==> flow/design.v <==
package rv32_pkg;
  typedef logic [31:0] u32;
  typedef enum logic [3:0] {
    ALU_ADD, ALU_SUB, ALU_AND, ALU_OR, ALU_XOR,
    ALU_SLT, ALU_SLTU, ALU_SLL, ALU_SRL, ALU_SRA
  } alu_op_e;
  typedef enum logic [2:0] {WB_NONE, WB_ALU, WB_MEM, WB_PC4, WB_IMM} wb_sel_e;
  typedef struct packed {
    logic valid;
    u32 pc;
    u32 instr;
    logic [4:0] rs1, rs2, rd;
    u32 rs1_val, rs2_val;
    u32 imm;
    logic regwrite;
    wb_sel_e wb_sel;
    logic memread;
    logic memwrite;
    logic [1:0] mem_size;  
    logic mem_sign;  
    logic is_branch;
    logic is_jal;
    logic is_jalr;
    logic [2:0] br_funct3;
    alu_op_e alu_op;
    logic alu_src_imm;  
  } idex_t;
  typedef struct packed {
    logic valid;
    u32 pc;
    u32 pc4;
    u32 alu_y;
    u32 rs2_fwd;  
    logic [4:0] rd;
    logic regwrite;
    wb_sel_e wb_sel;
    logic memread;
    logic memwrite;
    logic [1:0] mem_size;
    logic mem_sign;
    logic took_branch;
    u32 br_target;
  } exmem_t;
  typedef struct packed {
    logic valid;
    u32 pc4;
    u32 alu_y;
    u32 mem_rdata;
    logic [4:0] rd;
    logic regwrite;
    wb_sel_e wb_sel;
  } memwb_t;
endpackage
module rv32_alu (
  input rv32_pkg::alu_op_e op,
  input logic [31:0] a,
  input logic [31:0] b,
  output logic [31:0] y
);
  logic signed [31:0] as, bs;
  always_comb begin
    as = $signed(a);
    bs = $signed(b);
    y = 32'd0;
    unique case (op)
      rv32_pkg::ALU_ADD : y = a + b;
      rv32_pkg::ALU_SUB : y = a - b;
      rv32_pkg::ALU_AND : y = a & b;
      rv32_pkg::ALU_OR  : y = a | b;
      rv32_pkg::ALU_XOR : y = a ^ b;
      rv32_pkg::ALU_SLT : y = (as < bs) ? 32'd1 : 32'd0;
      rv32_pkg::ALU_SLTU: y = (a  < b ) ? 32'd1 : 32'd0;
      rv32_pkg::ALU_SLL : y = a << b[4:0];
      rv32_pkg::ALU_SRL : y = a >> b[4:0];
      rv32_pkg::ALU_SRA : y = as >>> b[4:0];
      default : y = 32'd0;
    endcase
  end
endmodule
module rv32_branch_unit (
  input logic is_branch,
  input logic [2:0] br_funct3,
  input logic is_jal,
  input logic is_jalr,
  input logic [31:0] pc,
  input logic [31:0] rs1,
  input logic [31:0] rs2,
  input logic [31:0] imm,
  output logic took,
  output logic [31:0] target
);
  logic signed [31:0] rs1s, rs2s;
  always_comb begin
    rs1s = $signed(rs1);
    rs2s = $signed(rs2);
    took = 1'b0;
    target = pc + 32'd4;
    if (is_jal) begin
      took = 1'b1;
      target = pc + imm;
    end else if (is_jalr) begin
      took = 1'b1;
      target = (rs1 + imm) & 32'hFFFF_FFFE;  
    end else if (is_branch) begin
      unique case (br_funct3)
        3'b000: took = (rs1 == rs2);  
        3'b001: took = (rs1 != rs2);  
        3'b100: took = (rs1s < rs2s);  
        3'b101: took = (rs1s >= rs2s);  
        3'b110: took = (rs1 < rs2);  
        3'b111: took = (rs1 >= rs2);  
        default: took = 1'b0;
      endcase
      target = pc + imm;
    end
  end
endmodule
module rv32_decode (
  input logic [31:0] instr,
  output logic regwrite,
  output rv32_pkg::wb_sel_e wb_sel,
  output logic memread,
  output logic memwrite,
  output logic [1:0] mem_size,  
  output logic mem_sign,  
  output rv32_pkg::alu_op_e alu_op,
  output logic alu_src_imm,
  output logic is_branch,
  output logic [2:0] br_funct3,
  output logic is_jal,
  output logic is_jalr,
  output logic [31:0] imm
);
  logic [6:0] opcode;
  logic [2:0] funct3;
  logic [6:0] funct7;
  function automatic logic [31:0] imm_i(input logic [31:0] i);
    imm_i = {{20{i[31]}}, i[31:20]};
  endfunction
  function automatic logic [31:0] imm_s(input logic [31:0] i);
    imm_s = {{20{i[31]}}, i[31:25], i[11:7]};
  endfunction
  function automatic logic [31:0] imm_b(input logic [31:0] i);
    imm_b = {{19{i[31]}}, i[31], i[7], i[30:25], i[11:8], 1'b0};
  endfunction
  function automatic logic [31:0] imm_u(input logic [31:0] i);
    imm_u = {i[31:12], 12'b0};
  endfunction
  function automatic logic [31:0] imm_j(input logic [31:0] i);
    imm_j = {{11{i[31]}}, i[31], i[19:12], i[20], i[30:21], 1'b0};
  endfunction
  always_comb begin
    opcode = instr[6:0];
    funct3 = instr[14:12];
    funct7 = instr[31:25];
    regwrite = 1'b0;
    wb_sel = rv32_pkg::WB_NONE;
    memread = 1'b0;
    memwrite = 1'b0;
    mem_size = 2'd2;  
    mem_sign = 1'b1;
    alu_op = rv32_pkg::ALU_ADD;
    alu_src_imm = 1'b0;
    is_branch = 1'b0;
    br_funct3 = funct3;
    is_jal = 1'b0;
    is_jalr = 1'b0;
    imm = 32'd0;
    unique case (opcode)
      7'b0110111: begin
        regwrite = 1'b1;
        wb_sel = rv32_pkg::WB_ALU;  
        alu_op = rv32_pkg::ALU_ADD;
        alu_src_imm = 1'b1;
        imm = imm_u(instr);
      end
      7'b0010111: begin
        regwrite = 1'b1;
        wb_sel = rv32_pkg::WB_ALU;  
        alu_op = rv32_pkg::ALU_ADD;
        alu_src_imm = 1'b1;
        imm = imm_u(instr);
      end
      7'b1101111: begin
        regwrite = 1'b1;
        wb_sel = rv32_pkg::WB_PC4;
        is_jal = 1'b1;
        imm = imm_j(instr);
      end
      7'b1100111: begin
        regwrite = 1'b1;
        wb_sel = rv32_pkg::WB_PC4;
        is_jalr = 1'b1;
        alu_op = rv32_pkg::ALU_ADD;
        alu_src_imm = 1'b1;
        imm = imm_i(instr);
      end
      7'b1100011: begin
        is_branch = 1'b1;
        br_funct3 = funct3;
        imm = imm_b(instr);
      end
      7'b0000011: begin
        regwrite = 1'b1;
        wb_sel = rv32_pkg::WB_MEM;
        memread = 1'b1;
        alu_op = rv32_pkg::ALU_ADD;
        alu_src_imm = 1'b1;
        imm = imm_i(instr);
        unique case (funct3)
          3'b000: begin mem_size = 2'd0; mem_sign = 1'b1; end  
          3'b001: begin mem_size = 2'd1; mem_sign = 1'b1; end  
          3'b010: begin mem_size = 2'd2; mem_sign = 1'b1; end  
          3'b100: begin mem_size = 2'd0; mem_sign = 1'b0; end  
          3'b101: begin mem_size = 2'd1; mem_sign = 1'b0; end  
          default: begin
            regwrite = 1'b0; memread = 1'b0; wb_sel = rv32_pkg::WB_NONE;
          end
        endcase
      end
      7'b0100011: begin
        memwrite = 1'b1;
        alu_op = rv32_pkg::ALU_ADD;
        alu_src_imm = 1'b1;
        imm = imm_s(instr);
        unique case (funct3)
          3'b000: mem_size = 2'd0;  
          3'b001: mem_size = 2'd1;  
          3'b010: mem_size = 2'd2;  
          default: begin
            memwrite = 1'b0;
          end
        endcase
      end
      7'b0010011: begin
        regwrite = 1'b1;
        wb_sel = rv32_pkg::WB_ALU;
        alu_src_imm = 1'b1;
        imm = imm_i(instr);
        unique case (funct3)
          3'b000: alu_op = rv32_pkg::ALU_ADD;  
          3'b010: alu_op = rv32_pkg::ALU_SLT;  
          3'b011: alu_op = rv32_pkg::ALU_SLTU;  
          3'b100: alu_op = rv32_pkg::ALU_XOR;  
          3'b110: alu_op = rv32_pkg::ALU_OR;  
          3'b111: alu_op = rv32_pkg::ALU_AND;  
          3'b001: alu_op = rv32_pkg::ALU_SLL;  
          3'b101: begin
            alu_op = (instr[30] == 1'b1) ? rv32_pkg::ALU_SRA : rv32_pkg::ALU_SRL;
          end
          default: begin
            regwrite = 1'b0; wb_sel = rv32_pkg::WB_NONE;
          end
        endcase
      end
      7'b0110011: begin
        regwrite = 1'b1;
        wb_sel = rv32_pkg::WB_ALU;
        alu_src_imm = 1'b0;
        unique case (funct3)
          3'b000: alu_op = (funct7 == 7'b0100000) ? rv32_pkg::ALU_SUB : rv32_pkg::ALU_ADD;
          3'b001: alu_op = rv32_pkg::ALU_SLL;
          3'b010: alu_op = rv32_pkg::ALU_SLT;
          3'b011: alu_op = rv32_pkg::ALU_SLTU;
          3'b100: alu_op = rv32_pkg::ALU_XOR;
          3'b101: alu_op = (funct7 == 7'b0100000) ? rv32_pkg::ALU_SRA : rv32_pkg::ALU_SRL;
          3'b110: alu_op = rv32_pkg::ALU_OR;
          3'b111: alu_op = rv32_pkg::ALU_AND;
          default: begin
            regwrite = 1'b0; wb_sel = rv32_pkg::WB_NONE;
          end
        endcase
      end
      default: begin
      end
    endcase
  end
endmodule
module rv32_forward (
  input logic [4:0] idex_rs1,
  input logic [4:0] idex_rs2,
  input logic exmem_regwrite,
  input logic [4:0] exmem_rd,
  input logic memwb_regwrite,
  input logic [4:0] memwb_rd,
  output logic [1:0] fwd_a_sel,
  output logic [1:0] fwd_b_sel
);
  always_comb begin
    fwd_a_sel = 2'b00;
    fwd_b_sel = 2'b00;
    if (exmem_regwrite && (exmem_rd != 5'd0) && (exmem_rd == idex_rs1)) fwd_a_sel = 2'b01;
    else if (memwb_regwrite && (memwb_rd != 5'd0) && (memwb_rd == idex_rs1)) fwd_a_sel = 2'b10;
    if (exmem_regwrite && (exmem_rd != 5'd0) && (exmem_rd == idex_rs2)) fwd_b_sel = 2'b01;
    else if (memwb_regwrite && (memwb_rd != 5'd0) && (memwb_rd == idex_rs2)) fwd_b_sel = 2'b10;
  end
endmodule
module rv32_hazard (
  input logic ifid_valid,
  input logic idex_valid,
  input logic idex_memread,
  input logic [4:0] ifid_rs1,
  input logic [4:0] ifid_rs2,
  input logic [4:0] idex_rd,
  output logic stall_if,
  output logic stall_id
);
  logic hazard;
  always_comb begin
    hazard = 1'b0;
    if (ifid_valid && idex_valid && idex_memread && (idex_rd != 5'd0)) begin
      if ((idex_rd == ifid_rs1) || (idex_rd == ifid_rs2)) hazard = 1'b1;
    end
    stall_if = hazard;
    stall_id = hazard;
  end
endmodule
module rv32_memmap (
  input logic [31:0] addr,
  output logic is_mmio,
  output logic mmio_we,
  output logic [31:0] mmio_addr
);
  always_comb begin
    is_mmio = 1'b0;
    mmio_we = 1'b0;
    mmio_addr = addr;
    if (addr[31:28] == 4'hF) begin
      is_mmio = 1'b1;
      mmio_we = 1'b0;
    end
  end
endmodule
module rv32_regfile (
  input logic clk,
  input logic rst_n,
  input logic [4:0] raddr1,
  input logic [4:0] raddr2,
  output logic [31:0] rdata1,
  output logic [31:0] rdata2,
  input logic we,
  input logic [4:0] waddr,
  input logic [31:0] wdata
);
  logic [31:0] regs [31:0];
  always_ff @(posedge clk) begin
    if (!rst_n) begin
    end else begin
      if (we && (waddr != 5'd0)) regs[waddr] <= wdata;
      regs[5'd0] <= 32'd0;
    end
  end
  always_comb begin
    rdata1 = (raddr1 == 5'd0) ? 32'd0 : regs[raddr1];
    rdata2 = (raddr2 == 5'd0) ? 32'd0 : regs[raddr2];
  end
endmodule
module rv32_core (
  input logic clk,
  input logic rst_n,
  output logic [31:0] imem_addr,
  input logic [31:0] imem_rdata,
  output logic dmem_valid,
  output logic dmem_we,
  output logic [31:0] dmem_addr,
  output logic [31:0] dmem_wdata,
  output logic [3:0] dmem_wstrb,
  input logic dmem_ready,
  input logic [31:0] dmem_rdata,
  output logic mmio_we,
  output logic [31:0] mmio_addr,
  output logic [31:0] mmio_wdata,
  input logic [31:0] mmio_rdata
);
  logic [31:0] pc_q, pc_d;
  logic [31:0] if_pc4;
  logic [31:0] if_instr;
  logic ifid_valid_q, ifid_valid_d;
  logic [31:0] ifid_pc_q, ifid_pc_d;
  logic [31:0] ifid_instr_q, ifid_instr_d;
  rv32_pkg::idex_t idex_q;
  rv32_pkg::idex_t idex_d;
  rv32_pkg::exmem_t exmem_q;
  rv32_pkg::exmem_t exmem_d;
  rv32_pkg::memwb_t memwb_q;
  rv32_pkg::memwb_t memwb_d;
  logic [4:0] rs1, rs2, rd;
  logic [31:0] rs1_val, rs2_val;
  logic dec_regwrite, dec_memread, dec_memwrite;
  logic [1:0] dec_mem_size;
  logic dec_mem_sign;
  rv32_pkg::wb_sel_e dec_wb_sel;
  rv32_pkg::alu_op_e dec_alu_op;
  logic dec_alu_src_imm;
  logic dec_is_branch, dec_is_jal, dec_is_jalr;
  logic [2:0] dec_br_funct3;
  logic [31:0] dec_imm;
  logic stall_if, stall_id;
  logic flush_ifid, flush_idex;
  logic [1:0] fwd_a_sel, fwd_b_sel;  
  logic [31:0] ex_op_a, ex_op_b, ex_op_b_raw;
  logic [31:0] alu_y;
  logic took_branch;
  logic [31:0] br_target;
  logic [31:0] pc_next_seq;
  logic [31:0] wb_data;
  assign imem_addr = pc_q;
  assign if_instr = imem_rdata;
  assign if_pc4 = pc_q + 32'd4;
  assign pc_next_seq = if_pc4;
  assign rs1 = ifid_instr_q[19:15];
  assign rs2 = ifid_instr_q[24:20];
  assign rd = ifid_instr_q[11:7];
  logic [31:0] rf_rdata1, rf_rdata2;
  rv32_regfile u_rf (
    .clk(clk), .rst_n(rst_n),
    .raddr1(rs1), .raddr2(rs2),
    .rdata1(rf_rdata1), .rdata2(rf_rdata2),
    .we(memwb_q.regwrite && memwb_q.valid && !stall_mem),
    .waddr(memwb_q.rd),
    .wdata(wb_data)
  );
  assign rs1_val = (memwb_q.regwrite && memwb_q.valid && (memwb_q.rd != 5'd0) && (memwb_q.rd == rs1)) ? wb_data : rf_rdata1;
  assign rs2_val = (memwb_q.regwrite && memwb_q.valid && (memwb_q.rd != 5'd0) && (memwb_q.rd == rs2)) ? wb_data : rf_rdata2;
  rv32_decode u_dec (
    .instr(ifid_instr_q),
    .regwrite(dec_regwrite),
    .wb_sel(dec_wb_sel),
    .memread(dec_memread),
    .memwrite(dec_memwrite),
    .mem_size(dec_mem_size),
    .mem_sign(dec_mem_sign),
    .alu_op(dec_alu_op),
    .alu_src_imm(dec_alu_src_imm),
    .is_branch(dec_is_branch),
    .br_funct3(dec_br_funct3),
    .is_jal(dec_is_jal),
    .is_jalr(dec_is_jalr),
    .imm(dec_imm)
  );
  rv32_hazard u_haz (
    .ifid_valid(ifid_valid_q),
    .idex_valid(idex_q.valid),
    .idex_memread(idex_q.memread),
    .ifid_rs1(rs1),
    .ifid_rs2(rs2),
    .idex_rd(idex_q.rd),
    .stall_if(stall_if),
    .stall_id(stall_id)
  );
  rv32_forward u_fwd (
    .idex_rs1(idex_q.rs1),
    .idex_rs2(idex_q.rs2),
    .exmem_regwrite(exmem_q.regwrite && exmem_q.valid),
    .exmem_rd(exmem_q.rd),
    .memwb_regwrite(memwb_q.regwrite && memwb_q.valid),
    .memwb_rd(memwb_q.rd),
    .fwd_a_sel(fwd_a_sel),
    .fwd_b_sel(fwd_b_sel)
  );
  always_comb begin
    flush_ifid = took_branch;
    flush_idex = took_branch;
  end
  always_comb begin
    idex_d = '0;
    idex_d.valid = ifid_valid_q && !flush_idex && !stall_id;
    idex_d.pc = ifid_pc_q;
    idex_d.instr = ifid_instr_q;
    idex_d.rs1 = rs1;
    idex_d.rs2 = rs2;
    idex_d.rd = rd;
    idex_d.rs1_val = rs1_val;
    idex_d.rs2_val = rs2_val;
    idex_d.imm = dec_imm;
    idex_d.regwrite = dec_regwrite;
    idex_d.wb_sel = dec_wb_sel;
    idex_d.memread = dec_memread;
    idex_d.memwrite = dec_memwrite;
    idex_d.mem_size = dec_mem_size;
    idex_d.mem_sign = dec_mem_sign;
    idex_d.is_branch = dec_is_branch;
    idex_d.br_funct3 = dec_br_funct3;
    idex_d.is_jal = dec_is_jal;
    idex_d.is_jalr = dec_is_jalr;
    idex_d.alu_op = dec_alu_op;
    idex_d.alu_src_imm = dec_alu_src_imm;
    if (stall_id) begin
      idex_d = '0;
    end
  end
  logic [6:0] ex_opcode;
  assign ex_opcode = idex_q.instr[6:0];
  always_comb begin
    ex_op_a = idex_q.rs1_val;
    ex_op_b_raw = idex_q.rs2_val;
    case (fwd_a_sel)
      2'b01: ex_op_a = exmem_q.alu_y;
      2'b10: ex_op_a = wb_data;
      default:   ;
    endcase
    case (fwd_b_sel)
      2'b01: ex_op_b_raw = exmem_q.alu_y;
      2'b10: ex_op_b_raw = wb_data;
      default:   ;
    endcase
    if (ex_opcode == 7'b0110111) begin
      ex_op_a = 32'd0;
    end else if (ex_opcode == 7'b0010111) begin
      ex_op_a = idex_q.pc;
    end
  end
  assign ex_op_b = (idex_q.alu_src_imm) ? idex_q.imm : ex_op_b_raw;
  rv32_alu u_alu (
    .op(idex_q.alu_op),
    .a(ex_op_a),
    .b(ex_op_b),
    .y(alu_y)
  );
  rv32_branch_unit u_bru (
    .is_branch(idex_q.is_branch && idex_q.valid),
    .br_funct3(idex_q.br_funct3),
    .is_jal(idex_q.is_jal && idex_q.valid),
    .is_jalr(idex_q.is_jalr && idex_q.valid),
    .pc(idex_q.pc),
    .rs1(ex_op_a),
    .rs2(ex_op_b_raw),
    .imm(idex_q.imm),
    .took(took_branch),
    .target(br_target)
  );
  always_comb begin
    pc_d = pc_q;
    if (!stall_if) begin
      pc_d = took_branch ? br_target : pc_next_seq;
    end
  end
  always_comb begin
    exmem_d = '0;
    exmem_d.valid = idex_q.valid;
    exmem_d.pc4 = idex_q.pc + 32'd4;
    exmem_d.alu_y = alu_y;
    exmem_d.rs2_fwd = ex_op_b_raw;
    exmem_d.rd = idex_q.rd;
    exmem_d.regwrite = idex_q.regwrite;
    exmem_d.wb_sel = idex_q.wb_sel;
    exmem_d.memread = idex_q.memread;
    exmem_d.memwrite = idex_q.memwrite;
    exmem_d.mem_size = idex_q.mem_size;
    exmem_d.mem_sign = idex_q.mem_sign;
    exmem_d.took_branch = took_branch;
    exmem_d.br_target = br_target;
  end
  logic mem_is_mmio, mem_mmio_we_unused;
  logic mem_rd, mem_wr;
  logic stall_mem;
  logic [3:0] mem_strb;
  logic [31:0] mem_wdata, mem_raw, mem_shifted, mem_load;
  rv32_memmap u_mm (
    .addr(exmem_q.alu_y),
    .is_mmio(mem_is_mmio),
    .mmio_we(mem_mmio_we_unused),
    .mmio_addr(mmio_addr)
  );
  assign mem_rd = exmem_q.valid && exmem_q.memread;
  assign mem_wr = exmem_q.valid && exmem_q.memwrite;
  always_comb begin
    unique case (exmem_q.mem_size)
      2'd0: begin
        mem_wdata = {4{exmem_q.rs2_fwd[7:0]}};
        mem_strb = 4'b0001 << exmem_q.alu_y[1:0];
      end
      2'd1: begin
        mem_wdata = {2{exmem_q.rs2_fwd[15:0]}};
        mem_strb = exmem_q.alu_y[1] ? 4'b1100 : 4'b0011;
      end
      default: begin
        mem_wdata = exmem_q.rs2_fwd;
        mem_strb = 4'b1111;
      end
    endcase
  end
  assign dmem_valid = (mem_rd || mem_wr) && !mem_is_mmio;
  assign dmem_we = mem_wr && !mem_is_mmio;
  assign dmem_addr = exmem_q.alu_y;
  assign dmem_wdata = mem_wdata;
  assign dmem_wstrb = mem_strb;
  assign mmio_we = mem_wr && mem_is_mmio;
  assign mmio_wdata = mem_wdata;
  assign stall_mem = dmem_valid && !dmem_ready;
  always_comb begin
    mem_raw = mem_is_mmio ? mmio_rdata : dmem_rdata;
    mem_shifted = mem_raw >> {exmem_q.alu_y[1:0], 3'b000};
    unique case (exmem_q.mem_size)
      2'd0: mem_load = {{24{exmem_q.mem_sign & mem_shifted[7]}}, mem_shifted[7:0]};
      2'd1: mem_load = {{16{exmem_q.mem_sign & mem_shifted[15]}}, mem_shifted[15:0]};
      default: mem_load = mem_shifted;
    endcase
  end
  always_comb begin
    memwb_d = '0;
    memwb_d.valid = exmem_q.valid;
    memwb_d.pc4 = exmem_q.pc4;
    memwb_d.alu_y = exmem_q.alu_y;
    memwb_d.mem_rdata = mem_load;
    memwb_d.rd = exmem_q.rd;
    memwb_d.regwrite = exmem_q.regwrite;
    memwb_d.wb_sel = exmem_q.wb_sel;
  end
  always_comb begin
    wb_data = 32'd0;
    unique case (memwb_q.wb_sel)
      rv32_pkg::WB_ALU: wb_data = memwb_q.alu_y;
      rv32_pkg::WB_MEM: wb_data = memwb_q.mem_rdata;
      rv32_pkg::WB_PC4: wb_data = memwb_q.pc4;
      rv32_pkg::WB_IMM: wb_data = memwb_q.alu_y;
      default: wb_data = 32'd0;
    endcase
  end
  always_ff @(posedge clk) begin
    if (!rst_n) begin
      pc_q <= 32'd0;
      ifid_valid_q <= 1'b0;
      ifid_pc_q <= 32'd0;
      ifid_instr_q <= 32'd0;
      idex_q <= '0;
      exmem_q <= '0;
      memwb_q <= '0;
    end else if (!stall_mem) begin
      pc_q <= pc_d;
      if (!stall_if) begin
        ifid_valid_q <= 1'b1;
        ifid_pc_q <= pc_q;
        ifid_instr_q <= if_instr;
      end
      if (flush_ifid) begin
        ifid_valid_q <= 1'b0;
      end
      idex_q <= idex_d;
      exmem_q <= exmem_d;
      memwb_q <= memwb_d;
    end
  end
endmodule
# Reports on rv32_core
# Tool output for the design above before and after an edit, in the order of the flow.
# "orig" refers to lines of the RTL above, "edited" to lines of the edited file.
# "delta": "edited" minus "orig" as printed here. "change_rel_pct": 100 x difference / "orig".
# Library cell names are shortened.
# A cell with n/a has no value.
# design
top_module,rv32_core
clock,clk
library,sky130hd
corner,tt_025C_1v80

# Diff
# The edit as a unified diff against the file above.
# A script made this edit. It changes what the design does and was not meant as an optimisation.
# begin of diff
@@ -85,5 +85,5 @@
   input logic [31:0] pc,
   input logic [31:0] rs1,
-  input logic [31:0] rs2,
+  input logic [23:0] rs2,
   input logic [31:0] imm,
   output logic took,
# end of diff

# Word-level counts
# Counts by Yosys on the flattened word-level netlist (proc, flatten, opt, wreduce; memories kept). Print and check cells are left out.
# Memory sizes are those after Yosys's memory passes, which may raise the word count (mostly to a power of two), join words into wider ones and drop unused or constant bits.
# bits
element,orig,edited,delta,change_rel_pct
n_memories,1,1,0,0.00
register_bits,543,543,0,0.00
output_inout_bits,167,167,0,0.00
clocked_rd_ports_x_width,64,64,0,0.00
ramBits,1024,1024,0,0.00
# op_classes
element,orig,edited,delta,change_rel_pct
muxes,72,72,0,0.00
reduce_logical,57,57,0,0.00
n_logic,7,7,0,0.00
n_eq,54,54,0,0.00
shift,5,5,0,0.00
addsub,6,6,0,0.00
cmp,6,6,0,0.00
# memory_table
element,orig,edited
memory_list,u_rf.regs 32x32 r2 w2,u_rf.regs 32x32 r2 w2
# ops
cell,orig,edited,delta,change_rel_pct
32-bit < comparator,4,2,-2,-50.00
32-bit >= comparator,2,0,-2,-100.00
32-bit by 24-bit >= comparator with 1-bit output,0,2,2,n/a
32-bit by 24-bit < comparator with 1-bit output,0,2,2,n/a
32-bit == test,1,0,-1,-100.00
32-bit != test,1,0,-1,-100.00
32-bit by 24-bit == test with 1-bit output,0,1,1,n/a
32-bit by 24-bit != test with 1-bit output,0,1,1,n/a
1-bit two-way mux,27,27,0,0.00
1-bit logical AND,26,26,0,0.00
32-bit two-way mux,14,14,0,0.00
3-bit == test with constant B,9,9,0,0.00
5-bit == test,8,8,0,0.00
2-bit OR reduction,7,7,0,0.00
5-bit two-way mux,6,6,0,0.00
7-bit by 6-bit == test with 1-bit output with constant B,5,5,0,0.00
1-bit logical NOT,5,5,0,0.00
2-bit two-way mux,5,5,0,0.00
3-bit by 2-bit == test with 1-bit output with constant B,4,4,0,0.00
4-bit by 3-bit == test with 1-bit output with constant B,4,4,0,0.00
32-bit parallel mux with 2-bit select,4,4,0,0.00
32-bit adder,3,3,0,0.00
2-bit by 1-bit == test with 1-bit output with constant B,3,3,0,0.00
3-bit by 1-bit == test with 1-bit output with constant B,3,3,0,0.00
4-bit == test with constant B,3,3,0,0.00
7-bit by 5-bit == test with 1-bit output with constant B,3,3,0,0.00
7-bit == test with constant B,3,3,0,0.00
2-bit parallel mux with 2-bit select,3,3,0,0.00
# The list need not be complete.

# Depth
# Depth = most cells in a row (Yosys ltp): at word level without a register or memory, in the mapped netlist without a sequential cell, where the memories' decode and read muxes count.
# depth
element,orig,edited,delta,change_rel_pct
depth_word,18,18,0,0.00
ABC_AREA,0,0,n/a,n/a
mapped_depth,25,26,1,4.00

# Netlist
# Source: synth_stat.txt of the flow (Yosys; design flattened, memories mapped). It holds for the ABC_AREA given above (unset counts as 0); a run with the other value may have another netlist.
# synth_totals
element,orig,edited,delta,change_rel_pct
ffs,1516,1516,0,0.00
mapped_area_um2,83857.9,83490.1,-367.8,-0.44
buf_cells,644,641,-3,-0.47
seqArea_um2,40278.6,40278.6,0.0,0.00
cell_count,7022,6979,-43,-0.61
# by_type
cell,orig,edited,delta,change_rel_pct
mux2i_1,150,221,71,47.33
o22ai_1,105,62,-43,-40.95
nor3_1,115,78,-37,-32.17
o21ai_0,241,274,33,13.69
nor4_1,49,18,-31,-63.27
nand4_1,57,29,-28,-49.12
mux2_2,93,115,22,23.66
a21o_1,69,88,19,27.54
a21oi_1,493,511,18,3.65
o311ai_1,20,2,-18,-90.00
nor2_1,549,566,17,3.10
inv_1,184,168,-16,-8.70
nand3_1,89,73,-16,-17.98
a22oi_1,201,216,15,7.46
o221ai_1,25,12,-13,-52.00
o21bai_1,22,35,13,59.09
a221oi_1,27,17,-10,-37.04
nand2b_1,27,37,10,37.04
# The list need not be complete.
# By module: a second synthesis without flattening, with its own total; a netlist apart from the flattened one above.
# hier_totals
element,orig,edited,delta,change_rel_pct
hier_cells,7809,7755,-54,-0.69
area_unflattened_um2,87451.4,87078.5,-372.9,-0.43
# Each row is one instance without its submodules.
# by_module_orig
module,mod_area_um2,mod_seq_area_um2,instances,cells
rv32_regfile,47814.6,30429.2,1,2609
rv32_core,24820.1,9709.3,1,3034
rv32_alu,8141.6,0.0,1,1236
rv32_branch_unit,5183.7,0.0,1,733
rv32_decode,837.1,0.0,1,110
rv32_memmap,260.2,0.0,1,35
rv32_forward,257.7,0.0,1,34
rv32_hazard,136.4,0.0,1,18
# by_module_edited
module,mod_area_um2,mod_seq_area_um2,instances,cells
rv32_regfile,47814.6,30429.2,1,2609
rv32_core,24748.7,9709.3,1,3019
rv32_alu,8141.6,0.0,1,1236
rv32_branch_unit,4882.2,0.0,1,694
rv32_decode,837.1,0.0,1,110
rv32_memmap,260.2,0.0,1,35
rv32_forward,257.7,0.0,1,34
rv32_hazard,136.4,0.0,1,18

# Timing after synthesis
# OpenSTA on the mapped netlist: ideal clock, no wires. The path of least setup slack (recovery checks aside). Input and output delay are each 20% of the period. Register names are those of the netlist, which keeps one name where synthesis merged equal registers.
# synth_timing
element,orig,edited,delta,change_rel_pct
kind,register -> register,register -> register,n/a,n/a
start,reg memwb_q,reg memwb_q,n/a,n/a
end,reg exmem_q,reg exmem_q,n/a,n/a
setup_time_ns,0.127,0.122,-0.005,n/a
t_arrival_ns,5.971,6.057,0.086,1.44
n_path_buf,6,6,0,0.00
path_slack_ns,1.902,1.821,-0.081,n/a
clock_period_ns,8.0,8.0,0.0,0.00
path_stages,25,25,0,0.00
delay_ns,6.098,6.179,0.081,1.33
required_ns,7.873,7.878,0.005,0.06
launch_ns,0.000,0.000,0.000,n/a
synth_period_reached_ns,6.098,6.179,0.081,1.33
# "delay_ns" = arrival - input delay + setup time.
# "path_stages" counts driving pins, that of a launching flip-flop among them; a cell with two outputs on the path counts twice.
# "synth_period_reached_ns" = period - worst setup slack (recovery checks aside). The figure is calculated, with input and output delays left at 20% of the set period.
# An end named without its bit number is one bit of that signal or, where synthesis recoded a state register, one of its new flip-flops.
# The rows between start and end are the longest chain of elaborated cells between them; the timing report does not say that the signal goes this way. Where chains are equally long, one stands for them.
# A line is the first line of the expression or statement that the cell stems from. Yosys adds cells for indexed reads and writes and turns some case tables into memories.
# synth_via_orig
cell_sequence,dfxtp_1 -> buf_2 -> clkbuf_1 -> mux2_2 -> a22oi_1 -> inv_1 -> nor4_1 -> o31ai_2 -> mux2i_4 -> buf_2 -> buf_1 -> clkbuf_1 -> ha_1 -> clkbuf_1 -> a21o_1 -> nand2_1 -> a311oi_1 -> a221oi_1 -> o311ai_1 -> a2111oi_0 -> nor3_1 -> o311a_1 -> o31a_1 -> o21ai_0 -> a31oi_1
elab_chain_cells,8
cells_between,20
lines_between,15
# synth_lines_orig
element,line_no,rtl
start: declaration,385,rv32_pkg::memwb_t memwb_q;
start: assignment,628,memwb_q <= '0;
start: assignment,641,memwb_q <= memwb_d;
3-bit == test,612,unique case (memwb_q.wb_sel)
2-bit OR reduction,n/a,
32-bit parallel mux with 3-bit select,612,
32-bit parallel mux with 2-bit select,497,case (fwd_a_sel)
32-bit two-way mux,509,end else if (ex_opcode == 7'b0010111) begin
32-bit two-way mux,507,if (ex_opcode == 7'b0110111) begin
32-bit subtractor,67,rv32_pkg::ALU_SUB : y = a - b;
32-bit parallel mux with 10-bit select,65,unique case (op)
end: assignment,627,exmem_q <= '0;
end: assignment,640,exmem_q <= exmem_d;
end: declaration,383,rv32_pkg::exmem_t exmem_q;
# synth_via_edited
cell_sequence,dfxtp_1 -> buf_2 -> buf_2 -> mux2_2 -> a22oi_1 -> inv_1 -> nor4_1 -> o31ai_1 -> mux2i_1 -> buf_2 -> buf_1 -> buf_1 -> ha_1 -> clkbuf_1 -> and3b_1 -> o21ai_0 -> or3b_2 -> a221o_1 -> a311o_1 -> a2111o_1 -> a31oi_1 -> o31ai_1 -> nand2_1 -> o21ai_0 -> o311a_1
elab_chain_cells,8
cells_between,20
lines_between,15
# synth_lines_edited
element,line_no,rtl
start: declaration,385,rv32_pkg::memwb_t memwb_q;
start: assignment,628,memwb_q <= '0;
start: assignment,641,memwb_q <= memwb_d;
3-bit == test,612,unique case (memwb_q.wb_sel)
2-bit OR reduction,n/a,
32-bit parallel mux with 3-bit select,612,
32-bit parallel mux with 2-bit select,497,case (fwd_a_sel)
32-bit two-way mux,509,end else if (ex_opcode == 7'b0010111) begin
32-bit two-way mux,507,if (ex_opcode == 7'b0110111) begin
32-bit subtractor,67,rv32_pkg::ALU_SUB : y = a - b;
32-bit parallel mux with 10-bit select,65,unique case (op)
end: assignment,627,exmem_q <= '0;
end: assignment,640,exmem_q <= exmem_d;
end: declaration,383,rv32_pkg::exmem_t exmem_q;

# Timing after layout
# From the final timing report of the runs of set A: the path of least setup slack in the routed layout; clock arrival at registers is part of the times.
# layout_timing
element,orig,edited,delta,change_rel_pct
kind,register -> register,register -> register,n/a,n/a
start,reg memwb_q,reg exmem_q,n/a,n/a
end,reg exmem_q,reg exmem_q,n/a,n/a
required_ns,8.31,8.31,0.00,0.00
clock_period_ns,7.63,7.63,0.00,0.00
launch_ns,0.84,0.83,-0.01,-1.19
path_slack_ns,0.33,0.60,0.27,n/a
setup_time_ns,0.16,0.11,-0.05,n/a
t_arrival_ns,7.98,7.72,-0.26,-3.26
path_stages,21,20,-1,-4.76
n_path_buf,2,0,-2,-100.00
# An end named without its bit number is one bit of that signal or, where synthesis recoded a state register, one of its new flip-flops.
# The rows between start and end are the longest chain of elaborated cells between them; the timing report does not say that the signal goes this way. Where chains are equally long, one stands for them.
# layout_via_orig
cell_sequence,dfxtp_1 -> or3_4 -> o311a_1 -> buf_4 -> a31oi_1 -> a21o_1 -> o21bai_1 -> inv_1 -> ha_1 -> fa_1 -> nor2b_1 -> o31ai_1 -> a211oi_1 -> a2111oi_0 -> o41ai_1 -> buf_4 -> nand4_1 -> a31oi_1 -> nor2_1 -> o31ai_1 -> a31oi_1
elab_chain_cells,12
cells_between,32
# layout_lines_orig
element,line_no,rtl
start: declaration,385,rv32_pkg::memwb_t memwb_q;
start: assignment,628,memwb_q <= '0;
start: assignment,641,memwb_q <= memwb_d;
5-bit nonzero test,293,else if (memwb_regwrite && (memwb_rd != 5'd0) && (memwb_rd == idex_rs1)) fwd_a_sel = 2'b10;
1-bit logical AND x2,293,
2-bit two-way mux,293,
2-bit two-way mux,292,if (exmem_regwrite && (exmem_rd != 5'd0) && (exmem_rd == idex_rs1)) fwd_a_sel = 2'b01;
2-bit == test,497,case (fwd_a_sel)
32-bit parallel mux with 2-bit select,497,
32-bit two-way mux,509,end else if (ex_opcode == 7'b0010111) begin
32-bit two-way mux,507,if (ex_opcode == 7'b0110111) begin
32-bit < comparator,72,rv32_pkg::ALU_SLTU: y = (a  < b ) ? 32'd1 : 32'd0;
1-bit two-way mux,72,
32-bit parallel mux with 10-bit select,65,unique case (op)
end: assignment,627,exmem_q <= '0;
end: assignment,640,exmem_q <= exmem_d;
end: declaration,383,rv32_pkg::exmem_t exmem_q;
# layout_via_edited
cell_sequence,dfxtp_1 -> xor2_1 -> nor3_1 -> and3_2 -> a211oi_1 -> o21bai_1 -> inv_1 -> ha_1 -> nor2_1 -> o311a_1 -> o221ai_1 -> a211oi_1 -> nor2_1 -> o21ai_0 -> o21ba_2 -> o41ai_1 -> o31ai_1 -> xnor2_1 -> nor2_1 -> o311a_1
elab_chain_cells,10
cells_between,26
# layout_lines_edited
element,line_no,rtl
start: declaration,383,rv32_pkg::exmem_t exmem_q;
start: assignment,627,exmem_q <= '0;
start: assignment,640,exmem_q <= exmem_d;
5-bit nonzero test,292,if (exmem_regwrite && (exmem_rd != 5'd0) && (exmem_rd == idex_rs1)) fwd_a_sel = 2'b01;
1-bit logical AND x2,292,
2-bit two-way mux,292,
2-bit == test,497,case (fwd_a_sel)
32-bit parallel mux with 2-bit select,497,
32-bit two-way mux,509,end else if (ex_opcode == 7'b0010111) begin
32-bit two-way mux,507,if (ex_opcode == 7'b0110111) begin
32-bit subtractor,67,rv32_pkg::ALU_SUB : y = a - b;
32-bit parallel mux with 10-bit select,65,unique case (op)
end: assignment,627,
end: assignment,640,
end: declaration,383,

# Measured runs
# Both versions went through the flow (Yosys, OpenROAD) with the same settings in each pair. Constraints: input delay and output delay 20% of the set period each, output load 0.01 pF.
# settings_set_A
CORE_UTILIZATION,40
PLACE_DENSITY,0.6
period_ns,7.63
CAP_MARGIN,20
CORE_MARGIN,2
SLEW_MARGIN,20
# results_set_A
element,orig,edited,delta,change_rel_pct
hold_ws_ns,0.449,0.431,-0.018,n/a
synthesis_area_um2,83857.9,83490.1,-367.8,-0.44
finish.utilization_pct,45.5,45.6,0.1,n/a
power.total_uw,19602,19909,307,1.57
total_die_area_um2,213324.0,212397.0,-927.0,-0.43
total_negative_slack_ns,0.000,0.000,0.000,n/a
ws_setup_ns,0.329,0.597,0.268,n/a
# "power.total_uw" rests on the timing tool's default activity at the inputs, not on a simulated workload.
